==> flow/design.v <==
module seg7 (in,out);
	input wire [3:0] in;
	output reg [7:0] out;
	wire [1:0] wire_part;
	reg [5:0] reg_part;
	assign wire_part[1] = 1; 
	assign wire_part[0] = (in[3]&in[2]&(~in[1])&(~in[0])) | ((~in[3])&in[2]&in[1]&in[0]) | ((~in[3])&(~in[2])&(~in[1]));
	always @ (in[3:0]) begin
		case ({in[3],in[2],in[1],in[0]})
			4'b0000: begin
				reg_part = 6'b000000;
				out = {wire_part,reg_part};
			end
			4'b0001: begin
				reg_part = 6'b111001;
				out = {wire_part,reg_part};
			end
			4'b0010: begin
				reg_part = 6'b100100;
				out = {wire_part,reg_part};
			end
			4'b0011: begin
				reg_part = 6'b110000;
				out = {wire_part,reg_part};
			end
			4'b0100: begin
				reg_part = 6'b011001;
				out = {wire_part,reg_part};
			end
			4'b0101: begin
				reg_part = 6'b010010;
				out = {wire_part,reg_part};
			end
			4'b0110: begin
				reg_part = 6'b000010;
				out = {wire_part,reg_part};
			end
			4'b0111: begin
				reg_part = 6'b111000;
				out = {wire_part,reg_part};
			end
			4'b1000: begin
				reg_part = 6'b000000;
				out = {wire_part,reg_part};
			end
			4'b1001: begin
				reg_part = 6'b011000;
				out = {wire_part,reg_part};
			end
			4'b1010: begin
				reg_part = 6'b001000;
				out = {wire_part,reg_part};
			end
			4'b1011: begin
				reg_part = 6'b000011;
				out = {wire_part,reg_part};
			end
			4'b1100: begin
				reg_part = 6'b000110;
				out = {wire_part,reg_part};
			end
			4'b1101: begin
				reg_part = 6'b100001;
				out = {wire_part,reg_part};
			end
			4'b1110: begin
				reg_part = 6'b000110;
				out = {wire_part,reg_part};
			end
			4'b1111: begin
				reg_part = 6'b001110;
				out = {wire_part,reg_part};
			end
		endcase
	end
endmodule
module BCDconvert (bin, nothing, sign, hunBCD, tenBCD, oneBCD);
	input [9:0] bin;
	input [0:0] nothing;
	output reg [7:0] hunBCD, tenBCD, oneBCD;
	output reg [7:0] sign;
	wire [21:0] word;
	reg [21:0] bin2shift;
	reg [9:0] posbin;
	reg [3:0] hun, ten, one;
	wire [7:0] hunD, tenD, oneD;
	assign word = {4'b0000, 4'b0000, 4'b0000, posbin};
	seg7 a0 (.in(one), .out(oneD));
	seg7 a1 (.in(ten), .out(tenD));
	seg7 a2 (.in(hun), .out(hunD));
	always @(*) begin
		posbin = 10'd0;
		bin2shift = 22'd0;
		one = 4'd0;
		ten = 4'd0;
		hun = 4'd0;
		if (! nothing) begin
			if (bin[9] == 1'b1) begin
				sign = 8'b10111111;
				posbin = -bin;
			end else begin
				posbin = bin;
				sign = 8'd255;
			end
			bin2shift = word;
			if (bin2shift[21:18] >= 4'd5) 
				bin2shift[21:18] = bin2shift[21:18] + 4'd3;
			if (bin2shift[17:14] >= 4'd5)
				bin2shift[17:14] = bin2shift[17:14] + 4'd3;
			if (bin2shift[13:10] >= 4'd5)
				bin2shift[13:10] = bin2shift[13:10] + 4'd3;
			bin2shift = bin2shift << 1;
			if (bin2shift[21:18] >= 4'd5) 
				bin2shift[21:18] = bin2shift[21:18] + 4'd3;
			if (bin2shift[17:14] >= 4'd5)
				bin2shift[17:14] = bin2shift[17:14] + 4'd3;
			if (bin2shift[13:10] >= 4'd5)
				bin2shift[13:10] = bin2shift[13:10] + 4'd3;
			bin2shift = bin2shift << 1;
			if (bin2shift[21:18] >= 4'd5) 
				bin2shift[21:18] = bin2shift[21:18] + 4'd3;
			if (bin2shift[17:14] >= 4'd5)
				bin2shift[17:14] = bin2shift[17:14] + 4'd3;
			if (bin2shift[13:10] >= 4'd5)
				bin2shift[13:10] = bin2shift[13:10] + 4'd3;
			bin2shift = bin2shift << 1;
			if (bin2shift[21:18] >= 4'd5) 
				bin2shift[21:18] = bin2shift[21:18] + 4'd3;
			if (bin2shift[17:14] >= 4'd5)
				bin2shift[17:14] = bin2shift[17:14] + 4'd3;
			if (bin2shift[13:10] >= 4'd5)
				bin2shift[13:10] = bin2shift[13:10] + 4'd3;
			bin2shift = bin2shift << 1;
			if (bin2shift[21:18] >= 4'd5) 
				bin2shift[21:18] = bin2shift[21:18] + 4'd3;
			if (bin2shift[17:14] >= 4'd5)
				bin2shift[17:14] = bin2shift[17:14] + 4'd3;
			if (bin2shift[13:10] >= 4'd5)
				bin2shift[13:10] = bin2shift[13:10] + 4'd3;
			bin2shift = bin2shift << 1;
			if (bin2shift[21:18] >= 4'd5) 
				bin2shift[21:18] = bin2shift[21:18] + 4'd3;
			if (bin2shift[17:14] >= 4'd5)
				bin2shift[17:14] = bin2shift[17:14] + 4'd3;
			if (bin2shift[13:10] >= 4'd5)
				bin2shift[13:10] = bin2shift[13:10] + 4'd3;
			bin2shift = bin2shift << 1;
			if (bin2shift[21:18] >= 4'd5) 
				bin2shift[21:18] = bin2shift[21:18] + 4'd3;
			if (bin2shift[17:14] >= 4'd5)
				bin2shift[17:14] = bin2shift[17:14] + 4'd3;
			if (bin2shift[13:10] >= 4'd5)
				bin2shift[13:10] = bin2shift[13:10] + 4'd3;
			bin2shift = bin2shift << 1;
			if (bin2shift[21:18] >= 4'd5) 
				bin2shift[21:18] = bin2shift[21:18] + 4'd3;
			if (bin2shift[17:14] >= 4'd5)
				bin2shift[17:14] = bin2shift[17:14] + 4'd3;
			if (bin2shift[13:10] >= 4'd5)
				bin2shift[13:10] = bin2shift[13:10] + 4'd3;
			bin2shift = bin2shift << 1;
			if (bin2shift[21:18] >= 4'd5) 
				bin2shift[21:18] = bin2shift[21:18] + 4'd3;
			if (bin2shift[17:14] >= 4'd5)
				bin2shift[17:14] = bin2shift[17:14] + 4'd3;
			if (bin2shift[13:10] >= 4'd5)
				bin2shift[13:10] = bin2shift[13:10] + 4'd3;
			bin2shift = bin2shift << 1;
			if (bin2shift[21:18] >= 4'd5) 
				bin2shift[21:18] = bin2shift[21:18] + 4'd3;
			if (bin2shift[17:14] >= 4'd5)
				bin2shift[17:14] = bin2shift[17:14] + 4'd3;
			if (bin2shift[13:10] >= 4'd5)
				bin2shift[13:10] = bin2shift[13:10] + 4'd3;
			bin2shift = bin2shift << 1;
			one = bin2shift[13:10];
			ten = bin2shift[17:14];
			hun = bin2shift[21:18];
			hunBCD = hunD;
			tenBCD = tenD;
			oneBCD = oneD;
		end
		else begin
			 sign = 8'b10111111;
			 hunBCD = 8'b10111111;
			 tenBCD = 8'b10111111;
			 oneBCD = 8'b10111111;
	   end
	end
endmodule
module ram( clock, address, data_out);
	input clock;
	input [7:0] address;  
	output reg [11:0] data_out;
	reg [11:0] mem[255:0];
	initial begin
		mem[0]    = 12'b0010_0100_0111;
		mem[1]    = 12'b0010_0100_0111;
		mem[2]    = 12'b0010_0100_0111;
		mem[3]    = 12'b0010_0100_0111;
		mem[4]    = 12'b0010_0100_0111;
		mem[5]    = 12'b0010_0100_0111;
		mem[6]    = 12'b0010_0100_0111;
		mem[7]    = 12'b0010_0100_0111;
		mem[8]    = 12'b0010_0100_0111;
		mem[9]    = 12'b0010_0100_0111;
		mem[10]    = 12'b0010_0100_0111;
		mem[11]    = 12'b0010_0100_0111;
		mem[12]    = 12'b0010_0100_0111;
		mem[13]    = 12'b0010_0100_0111;
		mem[14]    = 12'b0010_0100_0111;
		mem[15]    = 12'b0010_0100_0111;
		mem[16]    = 12'b0010_0100_0111;
		mem[17]    = 12'b0010_0100_0111;
		mem[18]    = 12'b0010_0100_0111;
		mem[19]    = 12'b0010_0100_0111;
		mem[20]    = 12'b0010_0100_0111;
		mem[21]    = 12'b0010_0100_0111;
		mem[22]    = 12'b0010_0100_0111;
		mem[23]    = 12'b0010_0100_0111;
		mem[24]    = 12'b0010_0100_0111;
		mem[25]    = 12'b0010_0100_0111;
		mem[26]    = 12'b0010_0100_0111;
		mem[27]    = 12'b0010_0100_0111;
		mem[28]    = 12'b0010_0100_0111;
		mem[29]    = 12'b0010_0100_0111;
		mem[30]    = 12'b0010_0100_0111;
		mem[31]    = 12'b0010_0100_0111;
		mem[32]    = 12'b0010_0100_0111;
		mem[33]    = 12'b0010_0100_0111;
		mem[34]    = 12'b0010_0100_0111;
		mem[35]    = 12'b0010_0100_0111;
		mem[36]    = 12'b0010_0100_0111;
		mem[37]    = 12'b0010_0100_0111;
		mem[38]    = 12'b0010_0100_0111;
		mem[39]    = 12'b0010_0100_0111;
		mem[40]    = 12'b0010_0100_0111;
		mem[41]    = 12'b0010_0100_0111;
		mem[42]    = 12'b0010_0100_0111;
		mem[43]    = 12'b0010_0100_0111;
		mem[44]    = 12'b0010_0100_0111;
		mem[45]    = 12'b0010_0100_0111;
		mem[46]    = 12'b0010_0100_0111;
		mem[47]    = 12'b0010_0100_0111;
		mem[48]    = 12'b0010_0100_0111;
		mem[49]    = 12'b0010_0100_0111;
		mem[50]    = 12'b0010_0100_0111;
		mem[51]    = 12'b0010_0100_0111;
		mem[52]    = 12'b0010_0100_0111;
		mem[53]    = 12'b0010_0100_0111;
		mem[54]    = 12'b0010_0100_0111;
		mem[55]    = 12'b0010_0100_0111;
		mem[56]    = 12'b0010_0100_0111;
		mem[57]    = 12'b0010_0100_0111;
		mem[58]    = 12'b0010_0100_0111;
		mem[59]    = 12'b0010_0100_0111;
		mem[60]    = 12'b0010_0100_0111;
		mem[61]    = 12'b0010_0100_0111;
		mem[62]    = 12'b0010_0100_0111;
		mem[63]    = 12'b0010_0100_0111;
		mem[64]    = 12'b1000_1000_1000;
		mem[65]    = 12'b1000_1000_1000;
		mem[66]    = 12'b1000_1000_1000;
		mem[67]    = 12'b1000_1000_1000;
		mem[68]    = 12'b1000_1000_1000;
		mem[69]    = 12'b1000_1000_1000;
		mem[70]    = 12'b0010_0100_0111;
		mem[71]    = 12'b0010_0100_0111;
		mem[72]    = 12'b0010_0100_0111;
		mem[73]    = 12'b0010_0100_0111;
		mem[74]    = 12'b1000_1000_1000;
		mem[75]    = 12'b1000_1000_1000;
		mem[76]    = 12'b1000_1000_1000;
		mem[77]    = 12'b1000_1000_1000;
		mem[78]    = 12'b1000_1000_1000;
		mem[79]    = 12'b1000_1000_1000;
		mem[80]    = 12'b1000_1000_1000;
		mem[81]    = 12'b1000_1000_1000;
		mem[82]    = 12'b1000_1000_1000;
		mem[83]    = 12'b1000_1000_1000;
		mem[84]    = 12'b1000_1000_1000;
		mem[85]    = 12'b1000_1000_1000;
		mem[86]    = 12'b0010_0100_0111;
		mem[87]    = 12'b0010_0100_0111;
		mem[88]    = 12'b0010_0100_0111;
		mem[89]    = 12'b0010_0100_0111;
		mem[90]    = 12'b1000_1000_1000;
		mem[91]    = 12'b1000_1000_1000;
		mem[92]    = 12'b1000_1000_1000;
		mem[93]    = 12'b1000_1000_1000;
		mem[94]    = 12'b1000_1000_1000;
		mem[95]    = 12'b1000_1000_1000;
		mem[96]    = 12'b1000_1000_1000;
		mem[97]    = 12'b1000_1000_1000;
		mem[98]    = 12'b1000_1000_1000;
		mem[99]    = 12'b1000_1000_1000;
		mem[100]    = 12'b1000_1000_1000;
		mem[101]    = 12'b1000_1000_1000;
		mem[102]    = 12'b0010_0100_0111;
		mem[103]    = 12'b0010_0100_0111;
		mem[104]    = 12'b0010_0100_0111;
		mem[105]    = 12'b0010_0100_0111;
		mem[106]    = 12'b1000_1000_1000;
		mem[107]    = 12'b1000_1000_1000;
		mem[108]    = 12'b1000_1000_1000;
		mem[109]    = 12'b1000_1000_1000;
		mem[110]    = 12'b1000_1000_1000;
		mem[111]    = 12'b1000_1000_1000;
		mem[112]    = 12'b1000_1000_1000;
		mem[113]    = 12'b1000_1000_1000;
		mem[114]    = 12'b1000_1000_1000;
		mem[115]    = 12'b1000_1000_1000;
		mem[116]    = 12'b1000_1000_1000;
		mem[117]    = 12'b1000_1000_1000;
		mem[118]    = 12'b0010_0100_0111;
		mem[119]    = 12'b0010_0100_0111;
		mem[120]    = 12'b0010_0100_0111;
		mem[121]    = 12'b0010_0100_0111;
		mem[122]    = 12'b1000_1000_1000;
		mem[123]    = 12'b1000_1000_1000;
		mem[124]    = 12'b1000_1000_1000;
		mem[125]    = 12'b1000_1000_1000;
		mem[126]    = 12'b1000_1000_1000;
		mem[127]    = 12'b1000_1000_1000;
		mem[128]    = 12'b1000_1000_1000;
		mem[129]    = 12'b1000_1000_1000;
		mem[130]    = 12'b1000_1000_1000;
		mem[131]    = 12'b1000_1000_1000;
		mem[132]    = 12'b1000_1000_1000;
		mem[133]    = 12'b1000_1000_1000;
		mem[134]    = 12'b0010_0100_0111;
		mem[135]    = 12'b0010_0100_0111;
		mem[136]    = 12'b0010_0100_0111;
		mem[137]    = 12'b0010_0100_0111;
		mem[138]    = 12'b1000_1000_1000;
		mem[139]    = 12'b1000_1000_1000;
		mem[140]    = 12'b1000_1000_1000;
		mem[141]    = 12'b1000_1000_1000;
		mem[142]    = 12'b1000_1000_1000;
		mem[143]    = 12'b1000_1000_1000;
		mem[144]    = 12'b1000_1000_1000;
		mem[145]    = 12'b1000_1000_1000;
		mem[146]    = 12'b1000_1000_1000;
		mem[147]    = 12'b1000_1000_1000;
		mem[148]    = 12'b1000_1000_1000;
		mem[149]    = 12'b1000_1000_1000;
		mem[150]    = 12'b0010_0100_0111;
		mem[151]    = 12'b0010_0100_0111;
		mem[152]    = 12'b0010_0100_0111;
		mem[153]    = 12'b0010_0100_0111;
		mem[154]    = 12'b1000_1000_1000;
		mem[155]    = 12'b1000_1000_1000;
		mem[156]    = 12'b1000_1000_1000;
		mem[157]    = 12'b1000_1000_1000;
		mem[158]    = 12'b1000_1000_1000;
		mem[159]    = 12'b1000_1000_1000;
		mem[160]    = 12'b1000_1000_1000;
		mem[161]    = 12'b1000_1000_1000;
		mem[162]    = 12'b1000_1000_1000;
		mem[163]    = 12'b1000_1000_1000;
		mem[164]    = 12'b1000_1000_1000;
		mem[165]    = 12'b1000_1000_1000;
		mem[166]    = 12'b0010_0100_0111;
		mem[167]    = 12'b0010_0100_0111;
		mem[168]    = 12'b0010_0100_0111;
		mem[169]    = 12'b0010_0100_0111;
		mem[170]    = 12'b1000_1000_1000;
		mem[171]    = 12'b1000_1000_1000;
		mem[172]    = 12'b1000_1000_1000;
		mem[173]    = 12'b1000_1000_1000;
		mem[174]    = 12'b1000_1000_1000;
		mem[175]    = 12'b1000_1000_1000;
		mem[176]    = 12'b1000_1000_1000;
		mem[177]    = 12'b1000_1000_1000;
		mem[178]    = 12'b1000_1000_1000;
		mem[179]    = 12'b1000_1000_1000;
		mem[180]    = 12'b1000_1000_1000;
		mem[181]    = 12'b1000_1000_1000;
		mem[182]    = 12'b0010_0100_0111;
		mem[183]    = 12'b0010_0100_0111;
		mem[184]    = 12'b0010_0100_0111;
		mem[185]    = 12'b0010_0100_0111;
		mem[186]    = 12'b1000_1000_1000;
		mem[187]    = 12'b1000_1000_1000;
		mem[188]    = 12'b1000_1000_1000;
		mem[189]    = 12'b1000_1000_1000;
		mem[190]    = 12'b1000_1000_1000;
		mem[191]    = 12'b1000_1000_1000;
		mem[192]    = 12'b0010_0100_0111;
		mem[193]    = 12'b0010_0100_0111;
		mem[194]    = 12'b0010_0100_0111;
		mem[195]    = 12'b0010_0100_0111;
		mem[196]    = 12'b0010_0100_0111;
		mem[197]    = 12'b0010_0100_0111;
		mem[198]    = 12'b0010_0100_0111;
		mem[199]    = 12'b0010_0100_0111;
		mem[200]    = 12'b0010_0100_0111;
		mem[201]    = 12'b0010_0100_0111;
		mem[202]    = 12'b1000_1000_1000;
		mem[203]    = 12'b1000_1000_1000;
		mem[204]    = 12'b1000_1000_1000;
		mem[205]    = 12'b1000_1000_1000;
		mem[206]    = 12'b1000_1000_1000;
		mem[207]    = 12'b1000_1000_1000;
		mem[208]    = 12'b0010_0100_0111;
		mem[209]    = 12'b0010_0100_0111;
		mem[210]    = 12'b0010_0100_0111;
		mem[211]    = 12'b0010_0100_0111;
		mem[212]    = 12'b0010_0100_0111;
		mem[213]    = 12'b0010_0100_0111;
		mem[214]    = 12'b0010_0100_0111;
		mem[215]    = 12'b0010_0100_0111;
		mem[216]    = 12'b0010_0100_0111;
		mem[217]    = 12'b0010_0100_0111;
		mem[218]    = 12'b1000_1000_1000;
		mem[219]    = 12'b1000_1000_1000;
		mem[220]    = 12'b1000_1000_1000;
		mem[221]    = 12'b1000_1000_1000;
		mem[222]    = 12'b1000_1000_1000;
		mem[223]    = 12'b1000_1000_1000;
		mem[224]    = 12'b0010_0100_0111;
		mem[225]    = 12'b0010_0100_0111;
		mem[226]    = 12'b0010_0100_0111;
		mem[227]    = 12'b0010_0100_0111;
		mem[228]    = 12'b0010_0100_0111;
		mem[229]    = 12'b0010_0100_0111;
		mem[230]    = 12'b0010_0100_0111;
		mem[231]    = 12'b0010_0100_0111;
		mem[232]    = 12'b0010_0100_0111;
		mem[233]    = 12'b0010_0100_0111;
		mem[234]    = 12'b1000_1000_1000;
		mem[235]    = 12'b1000_1000_1000;
		mem[236]    = 12'b1000_1000_1000;
		mem[237]    = 12'b1000_1000_1000;
		mem[238]    = 12'b1000_1000_1000;
		mem[239]    = 12'b1000_1000_1000;
		mem[240]    = 12'b0010_0100_0111;
		mem[241]    = 12'b0010_0100_0111;
		mem[242]    = 12'b0010_0100_0111;
		mem[243]    = 12'b0010_0100_0111;
		mem[244]    = 12'b0010_0100_0111;
		mem[245]    = 12'b0010_0100_0111;
		mem[246]    = 12'b0010_0100_0111;
		mem[247]    = 12'b0010_0100_0111;
		mem[248]    = 12'b0010_0100_0111;
		mem[249]    = 12'b0010_0100_0111;
		mem[250]    = 12'b1000_1000_1000;
		mem[251]    = 12'b1000_1000_1000;
		mem[252]    = 12'b1000_1000_1000;
		mem[253]    = 12'b1000_1000_1000;
		mem[254]    = 12'b1000_1000_1000;
		mem[255]    = 12'b1000_1000_1000;
	end
	always @(posedge clock) begin
		data_out <= mem[address];  
	end
endmodule 
module vga_controller (pixel_clk, reset_n, h_sync, v_sync, disp_ena, column, row);
	input pixel_clk;
	input reset_n;
	output reg h_sync;
	output reg v_sync;
	output reg disp_ena;
	output reg [9:0] column;
	output reg [9:0] row;
	reg  [9:0] h_count, v_count;
	wire [9:0] h_next, v_next;
	assign h_next = (h_count < 10'd799) ? h_count + 10'd1 : 10'd0;
	assign v_next = (h_count < 10'd799) ? v_count :
	                ((v_count < 10'd524) ? v_count + 10'd1 : 10'd0);
	always @(posedge pixel_clk) begin
		if (!reset_n) begin
			h_count  <= 10'd0;
			v_count  <= 10'd0;
			h_sync   <= 1'b1;
			v_sync   <= 1'b1;
			disp_ena <= 1'b0;
			column   <= 10'd0;
			row      <= 10'd0;
		end else begin
			h_count <= h_next;
			v_count <= v_next;
			h_sync  <= (h_next < 10'd656) || (h_next >= 10'd752);
			v_sync  <= (v_next < 10'd490) || (v_next >= 10'd492);
			if (h_next < 10'd640) column <= h_next;
			if (v_next < 10'd480) row    <= v_next;
			disp_ena <= (h_next < 10'd640) && (v_next < 10'd480);
		end
	end
endmodule
module smoothFilter (clock, reset_n, enable, select, data_x, data_update, smooth_out);
	input clock;
	input reset_n;
	input enable;
	input [1:0] select;
	input [15:0] data_x;
	input [0:0] data_update;
	output reg [32:0] smooth_out;
	reg [32:0] sum;
	reg [32:0] smooth_c, smooth_hold;
	reg [255:0] shiftreg, shiftreg_c;
	always @(posedge clock) begin
		if (!reset_n) begin
			shiftreg    <= 256'd0;
			smooth_hold <= 33'd0;
		end else begin
			shiftreg <= shiftreg_c;
			if (enable == 1'b0)
				smooth_hold <= smooth_c;
		end
	end
	always @(*) begin
	   if (data_update) begin
			shiftreg_c = (shiftreg << 16) + {240'd0, data_x}; 
		end
		else begin
			shiftreg_c = shiftreg;
		end
	end
	always @(*) begin
		sum = 33'd0;
		case (select) 
			2'b00: smooth_c = shiftreg[15:0]; 
			2'b01: begin 
				sum = shiftreg[15:0] + shiftreg[31:16];
				smooth_c = sum >> 1; end
			2'b10: begin
				sum = shiftreg[15:0] + shiftreg[31:16] + shiftreg[47:32] + shiftreg[63:48];
				smooth_c = sum >> 2; end
			default: begin
				sum = shiftreg[15:0] + shiftreg[31:16] + shiftreg[47:32] + shiftreg[63:48]
						+ shiftreg[79:64] + shiftreg[95:80] + shiftreg[111:96] + shiftreg[127:112]
						+ shiftreg[143:128] + shiftreg[159:144] + shiftreg[175:160] + shiftreg[191:176]
						+ shiftreg[207:192] + shiftreg[223:208] + shiftreg[239:224] + shiftreg[255:240];
				smooth_c = sum >> 4; end
		endcase
		if (enable == 1'b0)
			smooth_out = smooth_c;
		else
			smooth_out = smooth_hold;
	end
endmodule
module accel_display(
	input 		          		clk,         
	input 		          		reset_n,
	input 		     [1:0]		SW,
	input 		          		data_update,
	input 		     [15:0]		data_x,
	input 		     [15:0]		data_y,
	output		     [7:0]		HEX0,
	output		     [7:0]		HEX1,
	output		     [7:0]		HEX2,
	output		     [7:0]		HEX3,
	output		reg  [3:0]		VGA_B,
	output		reg  [3:0]		VGA_G,
	output		reg          	VGA_HS,
	output		reg  [3:0]		VGA_R,
	output		reg          	VGA_VS
);
	wire [32:0] smooth_outx, smooth_outy;
	reg  [9:0] pixel_x1, pixel_x2; 
	wire [9:0] x1, x2;
	reg  [9:0] pixel_y1, pixel_y2;
	wire [9:0] y1, y2;
	reg  [7:0] addr;
	wire [11:0] colors;
	reg  [0:0] en;
	reg  [0:0] en_q;
	reg  [9:0] count;
	wire [9:0]  col, row;
	reg  [3:0]   red, green, blue;
	wire  h_sync, v_sync;
	wire  disp_ena;
	smoothFilter x_axis (.clock(clk), .reset_n(reset_n), .enable(VGA_HS), .select(SW[1:0]), .data_x(data_x), 
	                     .data_update(data_update), .smooth_out(smooth_outx));
	smoothFilter y_axis (.clock(clk), .reset_n(reset_n), .enable(VGA_VS), .select(SW[1:0]), .data_x(data_y), 
	                     .data_update(data_update), .smooth_out(smooth_outy));
	BCDconvert BCD_x (.bin(count), .nothing(1'b0), .sign(HEX3), 
	                  .hunBCD(HEX2), .tenBCD(HEX1), .oneBCD(HEX0));
	always @(posedge clk) begin
		if (disp_ena == 1'b1) begin
			VGA_R <= red;
			VGA_B <= blue;
			VGA_G <= green;
		end else begin
			VGA_R <= 4'd0;
			VGA_B <= 4'd0;
			VGA_G <= 4'd0;
		end
		VGA_HS <= h_sync;
		VGA_VS <= v_sync;
	end
	vga_controller control (.pixel_clk(clk), .reset_n(reset_n), .h_sync (h_sync),
                           .v_sync(v_sync), .disp_ena(disp_ena), .column(col), .row(row));
	ram  memory (.clock(clk), .address(addr) , .data_out(colors));
	assign x1 = 10'd311 + smooth_outx[9:0];
	assign x2 = 10'd326 + smooth_outx[9:0];
	assign y1 = 10'd231 + smooth_outy[9:0];
	assign y2 = 10'd246 + smooth_outy[9:0];
	always @(*) begin 
		pixel_x1 = x1;
		pixel_x2 = x2;
	end
	always @(*) begin
		if (y1[9] == 1'b1) begin
			pixel_y1 = 10'd0;
			pixel_y2 = 10'd15;
		end
		else if (y2 >= 10'd479) begin
			pixel_y1 = 10'd464;
			pixel_y2 = 10'd479;
		end
		else begin
			pixel_y1 = y1;
			pixel_y2 = y2;
		end
	end
	always @(posedge clk) begin
		if (!reset_n) begin
			en_q  <= 1'b0;
			count <= 10'd0;
		end else begin
			en_q <= en;
			if (en && !en_q)
				count <= count + 10'd1;
		end
	end
	always @(*) begin
		addr = (row[9:0] - pixel_y1)*16 + (col[9:0] - pixel_x1);
		en   = (pixel_y1 == 10'd0 || pixel_y2 == 10'd479 || pixel_x1 == 10'd55 || pixel_x2 == 10'b1000110000);
	   if ( (col[9:0] >= pixel_x1) && (col[9:0] <= pixel_x2) && (row[9:0] >= pixel_y1 ) && (row[9:0] <= pixel_y2) ) begin
			red     = colors [11:8]; 
			green   = colors [7:4];
			blue    = colors [3:0];
		end
		else begin                                                                             
			if (en) begin
				red     = 4'hf;  
				green   = 4'h0;
				blue    = 4'h0;
			end else begin
				red     = 4'h0;  
				green   = 4'h0;
				blue    = 4'h0;
			end
		end
	end
endmodule
Reports on accel_display
What the tools print for accel_display, step after step.
Line numbers count from 1 in the design file above.
Operators: Yosys type, input widths -> output width; for muxes data width and select width s.
Cell names lack the library's common part.
{"block": "setup", "top": "accel_display", "clock_port": "clk", "lib": "sky130hd", "pvt_corner": "tt_025C_1v80"}

After elaboration
Counts by Yosys on the flattened word-level netlist (proc, flatten, opt, wreduce; memories kept). Register bits leave out memories and registers merged into their read ports (data or address); mux counts leave out enables and synchronous resets folded into registers. Print and check cells are left out. Cells with the same type and inputs are merged into one.
Yosys's memory passes give these memory sizes; they may raise the number of words (mostly to a power of two), join words into wider ones and drop unused or constant bits.
{"block": "word_totals", "output_inout_bits": 46, "clocked_rd_ports_x_width": 8, "regBits": 608, "elab_cells": 281, "input_bits": 37, "rom_bits": 2048, "n_memories": 1}
{"block": "memory_table", "name": "memory.mem", "words": 256, "word_bits": 8, "rd": 1, "wr": 0, "line_no": 195, "text": "reg [11:0] mem[255:0];"}
{"block": "classes", "add_sub_neg": 67, "n_reduce_logical": 23, "mux": 42, "equal": 50, "n_logic": 42, "cmp": 37}
{"block": "op_table", "cell": "$add 254x16->254", "n": 2}
{"block": "op_table", "cell": "$add 14x14->14", "n": 30}
{"block": "op_table", "cell": "$pmux 8 s14", "n": 3}
{"block": "op_table", "cell": "$eq 4x4->1 const B", "n": 24}
{"block": "op_table", "cell": "$ge 4x3->1 const B", "n": 21}
{"block": "op_table", "cell": "$mux 10", "n": 8}
{"block": "op_table", "cell": "$mux 4", "n": 19}
{"block": "op_table", "cell": "$add 4x2->4 const B", "n": 15}
{"block": "op_table", "cell": "$pmux 10 s3", "n": 2}
{"block": "op_table", "cell": "$eq 4x3->1 const B", "n": 12}
{"block": "op_table", "cell": "$lt 10x10->1 const B", "n": 4}
{"block": "op_table", "cell": "$add 10x1->10 const B", "n": 3}
{"block": "op_table", "cell": "$and 1x1->1", "n": 24}
{"block": "op_table", "cell": "$eq 4x2->1 const B", "n": 6}
{"block": "op_table", "cell": "$mux 3", "n": 7}
{"block": "op_table", "cell": "$le 10x10->1", "n": 2}
{"block": "op_table", "cell": "$ge 10x9->1 const B", "n": 2}
{"block": "op_table", "cell": "$lt 10x9->1 const B", "n": 2}
{"block": "op_table", "cell": "$add 8x10->10 const A", "n": 2}
{"block": "op_table", "cell": "$add 9x10->10 const A", "n": 2}
{"block": "op_table", "cell": "$add 3x2->3 const B", "n": 6}
{"block": "op_table", "cell": "$mux 9", "n": 2}
{"block": "op_table", "cell": "$not 1->1", "n": 12}
{"block": "op_table", "cell": "$reduce_or 2->1", "n": 6}
{"block": "op_table", "cell": "$eq 4x1->1 const B", "n": 3}
{"block": "op_table", "cell": "$logic_not 4->1", "n": 3}
{"block": "op_table", "cell": "$ge 10x10->1", "n": 1}
{"block": "op_table", "cell": "$ge 10x10->1 const B", "n": 1}
Other operator kinds: 20; their cells: 37.

Logic depth
Yosys ltp: most cells in a row. Word level: on the elaborated netlist, between registers, memories and ports. Mapped: between sequential cells and ports; inverters and the memories' decode and read muxes count.
{"block": "depth", "ltp_word": 27, "abc_area": 0, "ltp_mapped": 51, "depth_no_buf": 50}

After synthesis
The flow's flattened synthesis, as Yosys stat reports it; memories are mapped. The netlist is that of the ABC_AREA named above (0 if unset); the other value can give another one.
{"block": "mapped", "n_buf": 158, "ff_cells": 531, "area_um2": 34580.7, "cells": 3595}
{"block": "by_type", "cell_type": "dfxtp_1", "n": 531}
{"block": "by_type", "cell_type": "fa_1", "n": 304}
{"block": "by_type", "cell_type": "mux2i_1", "n": 473}
{"block": "by_type", "cell_type": "nor2_1", "n": 576}
{"block": "by_type", "cell_type": "ha_1", "n": 163}
{"block": "by_type", "cell_type": "inv_1", "n": 457}
{"block": "by_type", "cell_type": "xnor2_1", "n": 121}
{"block": "by_type", "cell_type": "a21oi_1", "n": 106}
{"block": "by_type", "cell_type": "nand2_1", "n": 105}
{"block": "by_type", "cell_type": "xor2_1", "n": 45}
{"block": "by_type", "cell_type": "o21ai_0", "n": 70}
{"block": "by_type", "cell_type": "clkbuf_1", "n": 92}
{"block": "by_type", "cell_type": "a21o_1", "n": 45}
{"block": "by_type", "cell_type": "nand3_1", "n": 33}
{"block": "by_type", "cell_type": "nand2b_1", "n": 25}
{"block": "by_type", "cell_type": "buf_1", "n": 39}
{"block": "by_type", "cell_type": "buf_4", "n": 18}
{"block": "by_type", "cell_type": "nor3_1", "n": 27}
Other cell types: 95; their cells: 365.
The figures by module come from a second, unflattened synthesis with its own total; it is not the netlist above.
{"block": "unflattened", "hier_cells": 4543, "area_unflattened_um2": 43498.0}
Rows give one instance, submodules left out.
{"block": "by_module", "mod": "smoothFilter", "n_cells": 1745, "mod_seq_area_um2": 5785.5, "mod_area_um2": 17598.1, "instances": 2}
{"block": "by_module", "mod": "accel_display", "n_cells": 412, "mod_seq_area_um2": 500.5, "mod_area_um2": 3388.2, "instances": 1}
{"block": "by_module", "mod": "BCDconvert", "n_cells": 292, "mod_seq_area_um2": 0.0, "mod_area_um2": 2105.8, "instances": 1}
{"block": "by_module", "mod": "vga_controller", "n_cells": 227, "mod_seq_area_um2": 860.8, "mod_area_um2": 2014.4, "instances": 1}
{"block": "by_module", "mod": "seg7", "n_cells": 35, "mod_seq_area_um2": 0.0, "mod_area_um2": 212.7, "instances": 3}
{"block": "by_module", "mod": "ram", "n_cells": 17, "mod_seq_area_um2": 40.0, "mod_area_um2": 155.1, "instances": 1}

Worst setup path after synthesis
Source: OpenSTA report_checks on the synthesized netlist (no wires, ideal clock, input and output delay 20% of the period each), path of least setup slack; recovery checks are left aside. Register names are those of the netlist, which keeps one name where synthesis merged equal registers.
{"block": "synth_timing", "path_kind": "register to output", "startpoint": "reg count[0]", "endpoint": "out HEX2[1]", "required_time_ps": 16000, "path_delay_ps": 9087, "path_slack_ps": 6913, "t_arrival_ps": 9087, "driving_pins": 48, "period_ps": 20000, "period_less_setup_slack_ps": 13087}
"path_delay_ps" is the arrival time less input delay plus setup time.
A path that ends at an output port has no setup time.
"driving_pins": output pins that drive a net of the path, with the launching flip-flop's if there is one; two outputs of one cell count as two.
"period_less_setup_slack_ps" is the clock period less the worst setup slack; recovery checks do not enter. This is arithmetic on one report: input and output delays are still those of the set period (20% each).
The rows between start and end are the longest chain of elaborated cells between them; the timing report does not say that the signal goes this way. Where chains are equally long, one stands for them.
A line is the first line of the expression or statement that the cell stems from. Yosys adds cells for indexed reads and writes and turns some case tables into memories.
{"block": "synth_via", "path_cell_list": "dfxtp_1 -> clkinv_1 -> ha_1 -> nor4bb_1 -> a22o_1 -> nor2_1 -> ha_1 -> inv_1 -> ha_1 -> a41o_1 -> xnor2_1 -> inv_1 -> ha_1 -> nand2b_1 -> nand2_1 -> o22ai_1 -> nor2_1 -> xnor2_1 -> [... 12 more ...] -> inv_1 -> ha_1 -> nand2b_1 -> or4b_4 -> and2_4 -> ha_1 -> nand2b_1 -> nand2_1 -> mux2i_4 -> inv_1 -> ha_1 -> inv_1 -> ha_1 -> a21oi_1 -> mux2i_1 -> nand2b_1 -> nor2_1 -> a221o_1", "elab_chain_cells": 23}
{"block": "synth_lines", "item": "from (decl)", "line_no": 569, "text": "reg [9:0] count;"}
{"block": "synth_lines", "item": "from (assign)", "line_no": 621, "text": "count <= 10'd0;"}
{"block": "synth_lines", "item": "from (assign)", "line_no": 625, "text": "count <= count + 10'd1;"}
{"block": "synth_lines", "item": "$neg 10->10", "line_no": 100, "text": "posbin = -bin;"}
{"block": "synth_lines", "item": "$mux 10", "line_no": 98, "text": "if (bin[9] == 1'b1) begin"}
{"block": "synth_lines", "item": "$add 1x2->3", "line_no": 118, "text": "bin2shift[13:10] = bin2shift[13:10] + 4'd3;"}
{"block": "synth_lines", "item": "$mux 4", "line_no": 117, "text": "if (bin2shift[13:10] >= 4'd5)"}
{"block": "synth_lines", "item": "$ge 4x3->1", "line_no": 124, "text": "if (bin2shift[13:10] >= 4'd5)"}
{"block": "synth_lines", "item": "$mux 4", "line_no": 124}
{"block": "synth_lines", "item": "$ge 4x3->1", "line_no": 131, "text": "if (bin2shift[13:10] >= 4'd5)"}
{"block": "synth_lines", "item": "[... 9 more ...]"}
{"block": "synth_lines", "item": "$add 4x2->4", "line_no": 167, "text": "bin2shift[13:10] = bin2shift[13:10] + 4'd3;"}
{"block": "synth_lines", "item": "$mux 4", "line_no": 166, "text": "if (bin2shift[13:10] >= 4'd5)"}
{"block": "synth_lines", "item": "$add 4x2->4", "line_no": 172, "text": "bin2shift[17:14] = bin2shift[17:14] + 4'd3;"}
{"block": "synth_lines", "item": "$mux 4", "line_no": 171, "text": "if (bin2shift[17:14] >= 4'd5)"}
{"block": "synth_lines", "item": "$eq 4x4->1", "line_no": 9, "text": "case ({in[3],in[2],in[1],in[0]})"}
{"block": "synth_lines", "item": "$reduce_or 2->1"}
{"block": "synth_lines", "item": "$pmux 8 s14", "line_no": 9}
{"block": "synth_lines", "item": "to (decl)", "line_no": 552, "text": "output [7:0] HEX2,"}

Path in the finished layout
Path of least setup slack in the final report of run 1 (OpenROAD, finished layout, wires in). Where an end is a register, its clock arrival counts in the times.
The path's times are printed in steps of 10 ps; the period is the one set.
{"block": "layout_timing", "path_kind": "register to output", "startpoint": "reg count[0]", "endpoint": "out HEX1[3]", "path_slack_ps": 5910, "required_time_ps": 18480, "driving_pins": 48, "period_ps": 23100, "t_arrival_ps": 12570}
The rows between start and end are the longest chain of elaborated cells between them; the timing report does not say that the signal goes this way. Where chains are equally long, one stands for them.
{"block": "layout_via", "path_cell_list": "dfxtp_1 -> clkinv_1 -> ha_1 -> nor4bb_1 -> a22o_1 -> nor2_1 -> ha_1 -> inv_1 -> ha_1 -> a41o_1 -> xnor2_1 -> inv_1 -> ha_1 -> nand2b_1 -> nand2_1 -> o22ai_1 -> nor2_1 -> xnor2_1 -> [... 12 more ...] -> inv_1 -> ha_1 -> nand2b_1 -> or4b_4 -> and2_4 -> ha_1 -> nand2b_1 -> nand2_1 -> o211a_1 -> xnor2_2 -> ha_1 -> nor2b_1 -> o21ai_1 -> xnor2_1 -> nand2_1 -> mux2_4 -> a22oi_1 -> clkdlybuf4s50_1", "elab_chain_cells": 23}
{"block": "layout_lines", "item": "from (decl)", "line_no": 569, "text": "reg [9:0] count;"}
{"block": "layout_lines", "item": "from (assign)", "line_no": 621, "text": "count <= 10'd0;"}
{"block": "layout_lines", "item": "from (assign)", "line_no": 625, "text": "count <= count + 10'd1;"}
{"block": "layout_lines", "item": "$neg 10->10", "line_no": 100, "text": "posbin = -bin;"}
{"block": "layout_lines", "item": "$mux 10", "line_no": 98, "text": "if (bin[9] == 1'b1) begin"}
{"block": "layout_lines", "item": "$add 1x2->3", "line_no": 118, "text": "bin2shift[13:10] = bin2shift[13:10] + 4'd3;"}
{"block": "layout_lines", "item": "$mux 4", "line_no": 117, "text": "if (bin2shift[13:10] >= 4'd5)"}
{"block": "layout_lines", "item": "$ge 4x3->1", "line_no": 124, "text": "if (bin2shift[13:10] >= 4'd5)"}
{"block": "layout_lines", "item": "$mux 4", "line_no": 124}
{"block": "layout_lines", "item": "$ge 4x3->1", "line_no": 131, "text": "if (bin2shift[13:10] >= 4'd5)"}
{"block": "layout_lines", "item": "[... 9 more ...]"}
{"block": "layout_lines", "item": "$ge 4x3->1", "line_no": 166, "text": "if (bin2shift[13:10] >= 4'd5)"}
{"block": "layout_lines", "item": "$mux 4", "line_no": 166}
{"block": "layout_lines", "item": "$add 4x2->4", "line_no": 174, "text": "bin2shift[13:10] = bin2shift[13:10] + 4'd3;"}
{"block": "layout_lines", "item": "$mux 4", "line_no": 173, "text": "if (bin2shift[13:10] >= 4'd5)"}
{"block": "layout_lines", "item": "$eq 4x4->1", "line_no": 9, "text": "case ({in[3],in[2],in[1],in[0]})"}
{"block": "layout_lines", "item": "$reduce_or 2->1"}
{"block": "layout_lines", "item": "$pmux 8 s14", "line_no": 9}
{"block": "layout_lines", "item": "to (decl)", "line_no": 551, "text": "output [7:0] HEX1,"}

Data sheet: physical implementation of accel_display

Top module accel_display; platform sky130hd; tools Yosys and OpenROAD; 6 stored runs in no particular order. Input and output delays are each 20% of the period that was set; the output load is 0.01 pF.
"timing.achieved_period_ps" = clock period - worst setup slack. The figure is calculated, with input and output delays left at 20% of the set period.
"worstPathTime_ps": the worst setup path's part of the clock period (all of it between registers, 20% less for each end at a port) less its slack. A launch clock that arrives late makes it longer, a capture clock that arrives late makes it shorter.
"power_total_w" rests on the timing tool's default activity at the inputs, not on a simulated workload.
"worstPathTime_ps" is known to 10 ps.

{"run": "run 1", "settings": { "CELL_PAD_IN_SITES_GLOBAL_PLACEMENT": 3, "CORE_MARGIN": 5, "CORE_UTILIZATION": 30, "CTS_CLUSTER_SIZE": 74, "PLACE_DENSITY_LB_ADDON": 0.17, "SLEW_MARGIN": 5, "period_ns": 23.1, "CAP_MARGIN": 20 }, "results": { "synth_chip_area_um2": 34580.7, "design_die_area_um2": 122157.0, "final_stdcell_area_um2": 39024.9, "util_pct": 34.1, "timing.setup.ws_ps": 5911, "total_negative_slack_ps": 0, "hold_ws_ps": 325, "power_total_w": 0.00221, "timing.achieved_period_ps": 17189, "worstPathTime_ps": 12570, "worst_path_kind": "register to output" }}
{"run": "run 2", "settings": { "CELL_PAD_IN_SITES_DETAIL_PLACEMENT": 2, "CORE_UTILIZATION": 63, "CTS_CLUSTER_SIZE": 66, "MIN_ROUTING_LAYER": "met2", "SETUP_SLACK_MARGIN": 0.05, "period_ns": 9.99, "CAP_MARGIN": 20, "CORE_MARGIN": 2, "SLEW_MARGIN": 20 }, "outcome": "incomplete, placement halted on DPL-0033"}
{"run": "run 3", "settings": { "CORE_UTILIZATION": 40, "PLACE_DENSITY": 0.6, "period_ns": 20, "CAP_MARGIN": 20, "CORE_MARGIN": 2, "SLEW_MARGIN": 20 }, "results": { "synth_chip_area_um2": 34580.7, "design_die_area_um2": 88818.9, "final_stdcell_area_um2": 38207.9, "util_pct": 44.7, "timing.setup.ws_ps": 3984, "total_negative_slack_ps": 0, "hold_ws_ps": 318, "power_total_w": 0.002403, "timing.achieved_period_ps": 16016, "worstPathTime_ps": 12020, "worst_path_kind": "register to output" }}
{"run": "run 4", "settings": { "CORE_UTILIZATION": 40, "PLACE_DENSITY": 0.6, "period_ns": 16.2, "CAP_MARGIN": 20, "CORE_MARGIN": 2, "SLEW_MARGIN": 20 }, "results": { "synth_chip_area_um2": 34580.7, "design_die_area_um2": 88818.9, "final_stdcell_area_um2": 38229.2, "util_pct": 44.8, "timing.setup.ws_ps": 1213, "total_negative_slack_ps": 0, "hold_ws_ps": 323, "power_total_w": 0.002967, "timing.achieved_period_ps": 14987, "worstPathTime_ps": 11750, "worst_path_kind": "register to output" }}
{"run": "run 5", "settings": { "CORE_UTILIZATION": 54, "PLACE_DENSITY": 0.6, "period_ns": 16.2, "CAP_MARGIN": 20, "CORE_MARGIN": 2, "SLEW_MARGIN": 20 }, "results": { "synth_chip_area_um2": 34580.7, "design_die_area_um2": 66077.3, "final_stdcell_area_um2": 37903.9, "util_pct": 60.0, "timing.setup.ws_ps": 1326, "total_negative_slack_ps": 0, "hold_ws_ps": 325, "power_total_w": 0.002969, "timing.achieved_period_ps": 14874, "worstPathTime_ps": 11630, "worst_path_kind": "register to output" }}
{"run": "run 6", "settings": { "CORE_UTILIZATION": 39, "CTS_CLUSTER_SIZE": 96, "GPL_ROUTABILITY_DRIVEN": 1, "PLACE_DENSITY_LB_ADDON": 0.07, "SETUP_SLACK_MARGIN": 5.0, "SLEW_MARGIN": 10, "TNS_END_PERCENT": 15, "period_ns": 17.7, "CAP_MARGIN": 20, "CORE_MARGIN": 2 }, "results": { "synth_chip_area_um2": 34580.7, "design_die_area_um2": 91065.1, "final_stdcell_area_um2": 39665.5, "util_pct": 45.0, "timing.setup.ws_ps": 5232, "total_negative_slack_ps": 0, "hold_ws_ps": 323, "power_total_w": 0.00281, "timing.achieved_period_ps": 12468, "worstPathTime_ps": 8930, "worst_path_kind": "register to output" }}
